==> flow/design.v <==
module JAM (
input CLK,
input RST,
output reg [2:0] W,
output reg [2:0] J,
input [6:0] Cost,
output [3:0] MatchCount,
output [9:0] MinCost,
output Valid );
parameter INIT  = 4'b0000;
parameter COMP  = 4'b0001;
parameter CHAN  = 4'b0010;
parameter FIND  = 4'b0011;
parameter EXCH  = 4'b0100;
parameter REV   = 4'b0101;
parameter GIVE  = 4'b0110;
parameter COUNT = 4'b0111;
parameter VALID = 4'b1000;
reg [3:0] curr_state;
reg [3:0] next_state;
parameter [0:3*128-1] mapTbl = {3'd7, 3'd6, 3'd5, 3'd6, 3'd4, 3'd6, 3'd5, 3'd6, 3'd3, 3'd6, 3'd5, 3'd6, 3'd4, 3'd6, 3'd5, 3'd6,
                            	3'd2, 3'd6, 3'd5, 3'd6, 3'd4, 3'd6, 3'd5, 3'd6, 3'd3, 3'd6, 3'd5, 3'd6, 3'd4, 3'd6, 3'd5, 3'd6,
                            	3'd1, 3'd6, 3'd5, 3'd6, 3'd4, 3'd6, 3'd5, 3'd6, 3'd3, 3'd6, 3'd5, 3'd6, 3'd4, 3'd6, 3'd5, 3'd6,
                	            3'd2, 3'd6, 3'd5, 3'd6, 3'd4, 3'd6, 3'd5, 3'd6, 3'd3, 3'd6, 3'd5, 3'd6, 3'd4, 3'd6, 3'd5, 3'd6,
                		  	    3'd0, 3'd6, 3'd5, 3'd6, 3'd4, 3'd6, 3'd5, 3'd6, 3'd3, 3'd6, 3'd5, 3'd6, 3'd4, 3'd6, 3'd5, 3'd6,
                			    3'd2, 3'd6, 3'd5, 3'd6, 3'd4, 3'd6, 3'd5, 3'd6, 3'd3, 3'd6, 3'd5, 3'd6, 3'd4, 3'd6, 3'd5, 3'd6,
                			    3'd1, 3'd6, 3'd5, 3'd6, 3'd4, 3'd6, 3'd5, 3'd6, 3'd3, 3'd6, 3'd5, 3'd6, 3'd4, 3'd6, 3'd5, 3'd6,
                				3'd2, 3'd6, 3'd5, 3'd6, 3'd4, 3'd6, 3'd5, 3'd6, 3'd3, 3'd6, 3'd5, 3'd6, 3'd4, 3'd6, 3'd5, 3'd6};
reg [0:6] compare;
reg [3:0] permutation [0:7];
reg [3:0] permutation_rot [0:7];
reg [3:0] permutation_ex [0:7];
reg [1:0] FIND_count;
wire [2:0] rot;
wire done;
reg [3:0] matchcount;
reg [9:0] mincost;
always@(posedge CLK) begin
	if(RST) curr_state <= INIT;
	else    curr_state <= next_state; 
end 
always@(*)begin
	case (curr_state)
	INIT  : next_state = COMP;
	COMP  : next_state = CHAN;  
	CHAN  : next_state = FIND;  
	FIND  : if(FIND_count==2) next_state = EXCH;  
	        else next_state = FIND;
	EXCH  : next_state = REV;  
	REV   : next_state = GIVE;  
	GIVE  : next_state = COUNT;
	COUNT : if(done) next_state = VALID;
			else next_state = COMP;
	VALID : next_state =  INIT;
	default : next_state = INIT;
	endcase
end
reg [3:0] count;
reg [9:0] cost;
reg start;
always@(posedge CLK) begin
	if(RST) start <= 0;
	else if(~RST) start <= 1;
	else start <= start;
end 
always@(posedge CLK) begin
	if(RST) begin
		W <= 0;
		J <= 0;
		count <= 1;
	end
	else begin
		W <= count >= 8 ? 0 : count;
		J <= permutation[count >= 8 ? 0 : count];
		if(count == 10) begin
			count <= 2;
			W <= 1;
			J <= permutation[1];
		end
		else begin
			count <= count + 1;
		end
	end
end
always@(posedge CLK) begin
	if(curr_state==INIT) begin
		mincost <= 10'd1023;
		matchcount <= 0;
		cost <= 0;
	end
	else if(start)begin
		cost <= cost + Cost;
		if(count == 10) begin
			if(cost < mincost)begin
				mincost <= cost;
				matchcount <= 1;
			end
			else if(cost == mincost)begin
				matchcount <= matchcount + 1;
			end
			cost <= 0;
		end
	end
end
assign MatchCount = matchcount;
assign MinCost = mincost;
always@(posedge CLK)begin
	if(curr_state == COMP) begin
		compare[6] <= permutation[6] < permutation[7];
		compare[5] <= permutation[5] < permutation[6];
		compare[4] <= permutation[4] < permutation[5];
		compare[3] <= permutation[3] < permutation[4];
		compare[2] <= permutation[2] < permutation[3];
		compare[1] <= permutation[1] < permutation[2];
		compare[0] <= permutation[0] < permutation[1];
	end
end
assign rot = mapTbl[compare*3+:3];
always @(posedge CLK) begin
	if(curr_state == CHAN) begin
  		permutation_rot[0] <= 0<=rot || (0>rot && permutation[0]<permutation[rot]) ? 8 : permutation[0];
  		permutation_rot[1] <= 1<=rot || (1>rot && permutation[1]<permutation[rot]) ? 8 : permutation[1];
  		permutation_rot[2] <= 2<=rot || (2>rot && permutation[2]<permutation[rot]) ? 8 : permutation[2];
  		permutation_rot[3] <= 3<=rot || (3>rot && permutation[3]<permutation[rot]) ? 8 : permutation[3];
  		permutation_rot[4] <= 4<=rot || (4>rot && permutation[4]<permutation[rot]) ? 8 : permutation[4];
  		permutation_rot[5] <= 5<=rot || (5>rot && permutation[5]<permutation[rot]) ? 8 : permutation[5];
  		permutation_rot[6] <= 6<=rot || (6>rot && permutation[6]<permutation[rot]) ? 8 : permutation[6];
  		permutation_rot[7] <= 7<=rot || (7>rot && permutation[7]<permutation[rot]) ? 8 : permutation[7];
  	end
end
reg [2:0] minIdx1;
reg [2:0] minIdx2;
reg [2:0] minIdx3;
reg [2:0] minIdx4;
reg [2:0] minIdx11;
reg [2:0] minIdx22;
reg [2:0] minIdx;
always@(posedge CLK)begin
	if(curr_state==INIT) begin
		FIND_count <= 0;
	end
	if(curr_state==FIND && FIND_count==0)begin
		minIdx4 <= permutation_rot[7] > permutation_rot[6] ? 6 : 7;
		minIdx3 <= permutation_rot[5] > permutation_rot[4] ? 4 : 5;
		minIdx2 <= permutation_rot[3] > permutation_rot[2] ? 2 : 3;
		minIdx1 <= permutation_rot[1] > permutation_rot[0] ? 0 : 1;
		FIND_count <= 1;
	end
	else if(curr_state==FIND && FIND_count==1)begin
		minIdx22 <= permutation_rot[minIdx4] > permutation_rot[minIdx3] ? minIdx3 : minIdx4;
		minIdx11 <= permutation_rot[minIdx2] > permutation_rot[minIdx1] ? minIdx1 : minIdx2;
		FIND_count <= 2;
	end
	else if(curr_state==FIND && FIND_count==2)begin
		minIdx <= permutation_rot[minIdx22] > permutation_rot[minIdx11] ? minIdx11 : minIdx22;
		FIND_count <= 0;
	end
	else begin
		FIND_count <= 0;
	end
end
always@(posedge CLK) begin
	if(curr_state==COMP) begin
		permutation_ex[0] <= permutation[0];
		permutation_ex[1] <= permutation[1];
		permutation_ex[2] <= permutation[2];
		permutation_ex[3] <= permutation[3];
		permutation_ex[4] <= permutation[4];
		permutation_ex[5] <= permutation[5];
		permutation_ex[6] <= permutation[6];
		permutation_ex[7] <= permutation[7];
	end
	else if(curr_state==EXCH) begin
		permutation_ex[rot] <= permutation[minIdx];
		permutation_ex[minIdx] <= permutation[rot];
	end
	else if(curr_state == REV)begin
		if(0>rot)
			permutation_ex[0] <= permutation_ex[7-(0-rot-1)];
		if(1>rot)
			permutation_ex[1] <= permutation_ex[7-(1-rot-1)];
		if(2>rot)
			permutation_ex[2] <= permutation_ex[7-(2-rot-1)];
		if(3>rot)
			permutation_ex[3] <= permutation_ex[7-(3-rot-1)];
		if(4>rot)
			permutation_ex[4] <= permutation_ex[7-(4-rot-1)];
		if(5>rot)
			permutation_ex[5] <= permutation_ex[7-(5-rot-1)];
		if(6>rot)
			permutation_ex[6] <= permutation_ex[7-(6-rot-1)];
		if(7>rot)
			permutation_ex[7] <= permutation_ex[7-(7-rot-1)];
	end
end
always@(posedge CLK)begin
	if(curr_state == INIT) begin
		permutation[0] <= 0;
		permutation[1] <= 1;
		permutation[2] <= 2;
		permutation[3] <= 3;
		permutation[4] <= 4;
		permutation[5] <= 5;
		permutation[6] <= 6;
		permutation[7] <= 7;
	end
	else if(curr_state == GIVE) begin
		permutation[0] <= permutation_ex[0];
		permutation[1] <= permutation_ex[1];
		permutation[2] <= permutation_ex[2];
		permutation[3] <= permutation_ex[3];
		permutation[4] <= permutation_ex[4];
		permutation[5] <= permutation_ex[5];
		permutation[6] <= permutation_ex[6];
		permutation[7] <= permutation_ex[7];
	end
end
assign done = compare==0;
assign Valid = (curr_state == VALID);
endmodule
# Step by step through the tools: JAM
# What the tools print for JAM, step after step.
# Lines are those of the file above, counted from 1.
# Library cell names are shortened.
# Not given: --
[inputs] top="JAM" clk_port="CLK" cell_library="sky130hd" corner="tt_025C_1v80"

# Word level
# Yosys after proc, flatten, opt, wreduce and memory -nomap, before mapping. Print and check cells are not counted. Equal cells are merged and count once.
# Memory sizes are those after Yosys's memory passes, which may raise the word count (mostly to a power of two), join words into wider ones and drop unused or constant bits.
[bits] reg_bits=101 ram_bits=32 memories=1 input_bits=9 output_inout_bits=21
[classes] addsub=28 multipliers=1 cmp=40 equal=75 shift=1 muxes=128 n_logic=5 n_reduce_logical=37
[memory_table] name="permutation_ex" words=8 width=4 line_no=32 source="reg [3:0] permutation_ex [0:7];"
[ops] op="384-bit by 10-bit indexed select with 3-bit output (first input constant)" count=1
[ops] op="4-bit parallel mux with 8-bit select" count=9
[ops] op="4-bit two-way mux" count=65
[ops] op="3-bit equality test (second input constant)" count=36
[ops] op="4-bit less-than comparator" count=15
[ops] op="3-bit by 2-bit equality test with 1-bit output (second input constant)" count=18
[ops] op="1-bit two-way mux" count=40
[ops] op="1-bit by 3-bit subtractor with 3-bit output (first input constant)" count=10
[ops] op="3-bit two-way mux" count=10
[ops] op="4-bit greater-than comparator" count=7
[ops] op="3-bit by 1-bit equality test with 1-bit output (second input constant)" count=9
[ops] op="3-bit zero test" count=9
[ops] op="3-bit by 2-bit subtractor with 3-bit output (second input constant)" count=8
[ops] op="3-bit parallel mux with 8-bit select" count=1
[ops] op="7-bit by 2-bit multiplier with 9-bit output (second input constant)" count=1
[ops] op="4-bit by 3-bit equality test with 1-bit output (second input constant)" count=4
[ops] op="3-bit subtractor (first input constant)" count=4
[ops] op="3-bit greater-than comparator (first input constant)" count=4
[ops] op="3-bit less-or-equal comparator (first input constant)" count=4
[ops] op="1-bit logical AND" count=11
[ops] op="10-bit less-than comparator" count=1
[ops] op="10-bit equality test" count=1
[ops] op="10-bit by 7-bit adder with 10-bit output" count=1
[ops] op="9-bit by 9-bit subtractor with 10-bit output (first input constant)" count=1
[ops] op="10-bit two-way mux" count=1
[ops] op="3-bit AND reduction" count=3
[ops] op="1-bit logical OR" count=8
[ops] op="4-bit by 1-bit adder with 4-bit output (second input constant)" count=2
# Other operator kinds: 20; their cells: 31.

# Depth
# Depth = most cells in a row (Yosys ltp): at word level without a register or memory, in the mapped netlist without a sequential cell, where the memories' decode and read muxes count.
[depth] depth_word=9 abc_area=0 ltp_mapped=33 ltp_nobuf=26

# Synthesis result
# Source: synth_stat.txt of the flow (Yosys; design flattened, memories mapped). It holds for the ABC_AREA given above (unset counts as 0); a run with the other value may have another netlist.
[mapped] cell_count=1575 yosys_area_um2=13949.6 seqArea_um2=4043.9 ff_cells=161
[by_type] cell="edfxtp_1" count=82
[by_type] cell="dfxtp_1" count=79
[by_type] cell="ha_1" count=121
[by_type] cell="mux2i_1" count=63
[by_type] cell="mux4_2" count=22
[by_type] cell="nand2_1" count=127
[by_type] cell="a21oi_1" count=91
[by_type] cell="nor2_1" count=109
[by_type] cell="o21ai_0" count=75
[by_type] cell="inv_1" count=98
[by_type] cell="nand2b_1" count=43
[by_type] cell="nand3_1" count=48
[by_type] cell="mux2_2" count=20
[by_type] cell="o211ai_1" count=30
[by_type] cell="clkbuf_1" count=55
[by_type] cell="nor2b_1" count=31
[by_type] cell="nor3_1" count=35
[by_type] cell="a211oi_1" count=22
# Not listed: further types 88, cells in them 424.

# Path before layout
# Path of least setup slack by OpenSTA after synthesis, without wires, with an ideal clock, recovery checks aside; 20% of the period is set as input and as output delay. Where synthesis merged equal registers, the netlist keeps one of their names.
[synth_path] path_kind="register to register" startpoint="register compare[6]" endpoint="register permutation_rot[7][1]" clock_period_ns=6.2 setup_time_ns=0.268 t_first_pin_ns=0.000 arrival_time_ns=6.524 path_slack_ns=-0.592 path_delay_ns=6.792 stages=31 period_less_setup_slack_ns=6.792
# "path_delay_ns" = arrival - input delay + setup time.
# "stages" counts driving pins, that of a launching flip-flop among them; a cell with two outputs on the path counts twice.
# "period_less_setup_slack_ns" is the clock period less the worst setup slack; recovery checks do not enter. This is arithmetic on one report: input and output delays are still those of the set period (20% each).
# The rows between start and end are the longest chain of elaborated cells between them; the timing report does not say that the signal goes this way. Where chains are equally long, one stands for them.
# A line is the first line of the expression or statement that the cell stems from. Yosys adds cells for indexed reads and writes and turns some case tables into memories.
[synth_between] cell_sequence="edfxtp_1 -> clkinv_1 -> ha_1 -> fa_1 -> buf_2 -> xnor2_2 -> nor2_1 -> o311a_1 -> a2111oi_2 -> nor3_1 -> o21a_1 -> a211o_1 -> or3_1 -> buf_6 -> clkinv_4 -> clkbuf_1 -> ha_1 -> clkbuf_1 -> nor2_1 -> o221ai_2 -> or2_0 -> buf_6 -> a31o_1 -> buf_2 -> ha_1 -> a21o_1 -> a21oi_1 -> nor2_1 -> or2_2 -> a311oi_1 -> nor3_1" elab_chain_cells=9
[synth_rtl] element="start: declaration" line_no=29 source="reg [0:6] compare;"
[synth_rtl] element="start: assignment" line_no=109 source="compare[6] <= permutation[6] < permutation[7];"
[synth_rtl] element="7-bit by 2-bit multiplier with 9-bit output" line_no=118 source="assign rot = mapTbl[compare*3+:3];"
[synth_rtl] element="9-bit by 9-bit subtractor with 10-bit output"
[synth_rtl] element="384-bit by 10-bit indexed select with 3-bit output" line_no=118
[synth_rtl] element="3-bit equality test" line_no=128 source="permutation_rot[7] <= 7<=rot || (7>rot && permutation[7]<permutation[rot]) ? 8 : permutation[7];"
[synth_rtl] element="4-bit parallel mux with 8-bit select" line_no=128
[synth_rtl] element="4-bit two-way mux" line_no=120 source="if(curr_state == CHAN) begin"
[synth_rtl] element="4-bit less-than comparator" line_no=128
[synth_rtl] element="1-bit logical AND" line_no=128
[synth_rtl] element="1-bit logical OR" line_no=128
[synth_rtl] element="end: assignment" line_no=128
[synth_rtl] element="end: declaration" line_no=31 source="reg [3:0] permutation_rot [0:7];"

# Path in the finished layout
# Path of least setup slack in the final report of job 1 (OpenROAD, finished layout, wires in). Where an end is a register, its clock arrival counts in the times.
[layout_path] path_kind="register to register" startpoint="register compare[5]" endpoint="register permutation_rot[6][3]" clock_period_ns=6.2 setup_time_ns=0.25 t_first_pin_ns=0.44 arrival_time_ns=6.20 path_slack_ns=0.20 stages=28
# The rows between start and end are the longest chain of elaborated cells between them; the timing report does not say that the signal goes this way. Where chains are equally long, one stands for them.
[layout_between] cell_sequence="edfxtp_1 -> inv_2 -> ha_4 -> fa_2 -> xnor2_4 -> buf_8 -> nand2_2 -> buf_4 -> nor4_4 -> a31oi_1 -> o211ai_1 -> buf_4 -> o22ai_4 -> a32oi_2 -> nand3_2 -> ha_4 -> ha_4 -> buf_6 -> a222oi_1 -> o211ai_1 -> mux2i_4 -> buf_6 -> buf_12 -> ha_2 -> a21o_1 -> a21oi_1 -> a211o_1 -> a211o_1" elab_chain_cells=9
[layout_rtl] element="start: declaration" line_no=29 source="reg [0:6] compare;"
[layout_rtl] element="start: assignment" line_no=110 source="compare[5] <= permutation[5] < permutation[6];"
[layout_rtl] element="7-bit by 2-bit multiplier with 9-bit output" line_no=118 source="assign rot = mapTbl[compare*3+:3];"
[layout_rtl] element="9-bit by 9-bit subtractor with 10-bit output"
[layout_rtl] element="384-bit by 10-bit indexed select with 3-bit output" line_no=118
[layout_rtl] element="3-bit equality test" line_no=127 source="permutation_rot[6] <= 6<=rot || (6>rot && permutation[6]<permutation[rot]) ? 8 : permutation[6];"
[layout_rtl] element="4-bit parallel mux with 8-bit select" line_no=127
[layout_rtl] element="4-bit two-way mux" line_no=120 source="if(curr_state == CHAN) begin"
[layout_rtl] element="4-bit less-than comparator" line_no=127
[layout_rtl] element="1-bit logical AND" line_no=127
[layout_rtl] element="1-bit logical OR" line_no=127
[layout_rtl] element="end: assignment" line_no=127
[layout_rtl] element="end: declaration" line_no=31 source="reg [3:0] permutation_rot [0:7];"

Subject: flow runs of JAM

Hi,

Design JAM on sky130hd. What follows are 3 stored runs of the flow, each under its own settings; their order means nothing. The constraints put input and output delay at 20% of the set period each and load the outputs with 0.01 pF.
"worst setup path time" means the part of the period allowed to the worst setup path (the constraints hold back 20% at inputs and 20% at outputs) less its slack; where the path has registers, the arrival times of their clocks count too.
"power": no workload was simulated; the value follows from the tool's default switching activity.
[job 1] settings: CORE_UTILIZATION=23, period_ns=6.2, CAP_MARGIN=20, CORE_MARGIN=2, SLEW_MARGIN=20
[job 1] result: chip area after synthesis (Yosys) 13949.6 sq um, die area 62637.6 sq um, standard-cell area of the final layout 17307.8 sq um, worst setup slack after layout 0.202 ns, total negative slack 0.000 ns, worst hold slack 0.460 ns, power 2571 uW, worst setup path time 6.00 ns, worst setup path kind register to register
[job 2] settings: CAP_MARGIN=10, CELL_PAD_IN_SITES_GLOBAL_PLACEMENT=3, CORE_ASPECT_RATIO=1.29, CORE_MARGIN=9, CORE_UTILIZATION=26, CTS_CLUSTER_DIAMETER=327, HOLD_SLACK_MARGIN=0.11, MIN_ROUTING_LAYER=met1, SETUP_SLACK_MARGIN=0.78, SLEW_MARGIN=15, TNS_END_PERCENT=55, period_ns=7.64
[job 2] result: chip area after synthesis (Yosys) 13949.6 sq um, die area 62382.9 sq um, standard-cell area of the final layout 16057.9 sq um, worst setup slack after layout 0.996 ns, total negative slack 0.000 ns, worst hold slack 0.444 ns, power 2029 uW, worst setup path time 6.64 ns, worst setup path kind register to register
[job 3] settings: CELL_PAD_IN_SITES_DETAIL_PLACEMENT=0, CELL_PAD_IN_SITES_GLOBAL_PLACEMENT=3, CORE_ASPECT_RATIO=0.96, CORE_MARGIN=3, CORE_UTILIZATION=26, CTS_CLUSTER_DIAMETER=355, CTS_CLUSTER_SIZE=99, GPL_ROUTABILITY_DRIVEN=1, HOLD_SLACK_MARGIN=-0.08, MAX_ROUTING_LAYER=met4, MIN_ROUTING_LAYER=met2, SLEW_MARGIN=0, TNS_END_PERCENT=45, period_ns=7.61, CAP_MARGIN=20
[job 3] result: chip area after synthesis (Yosys) 13949.6 sq um, die area 56468.2 sq um, standard-cell area of the final layout 15785.1 sq um, worst setup slack after layout 0.252 ns, total negative slack 0.000 ns, worst hold slack 0.465 ns, power 2137 uW, worst setup path time 7.36 ns, worst setup path kind register to register

Regards
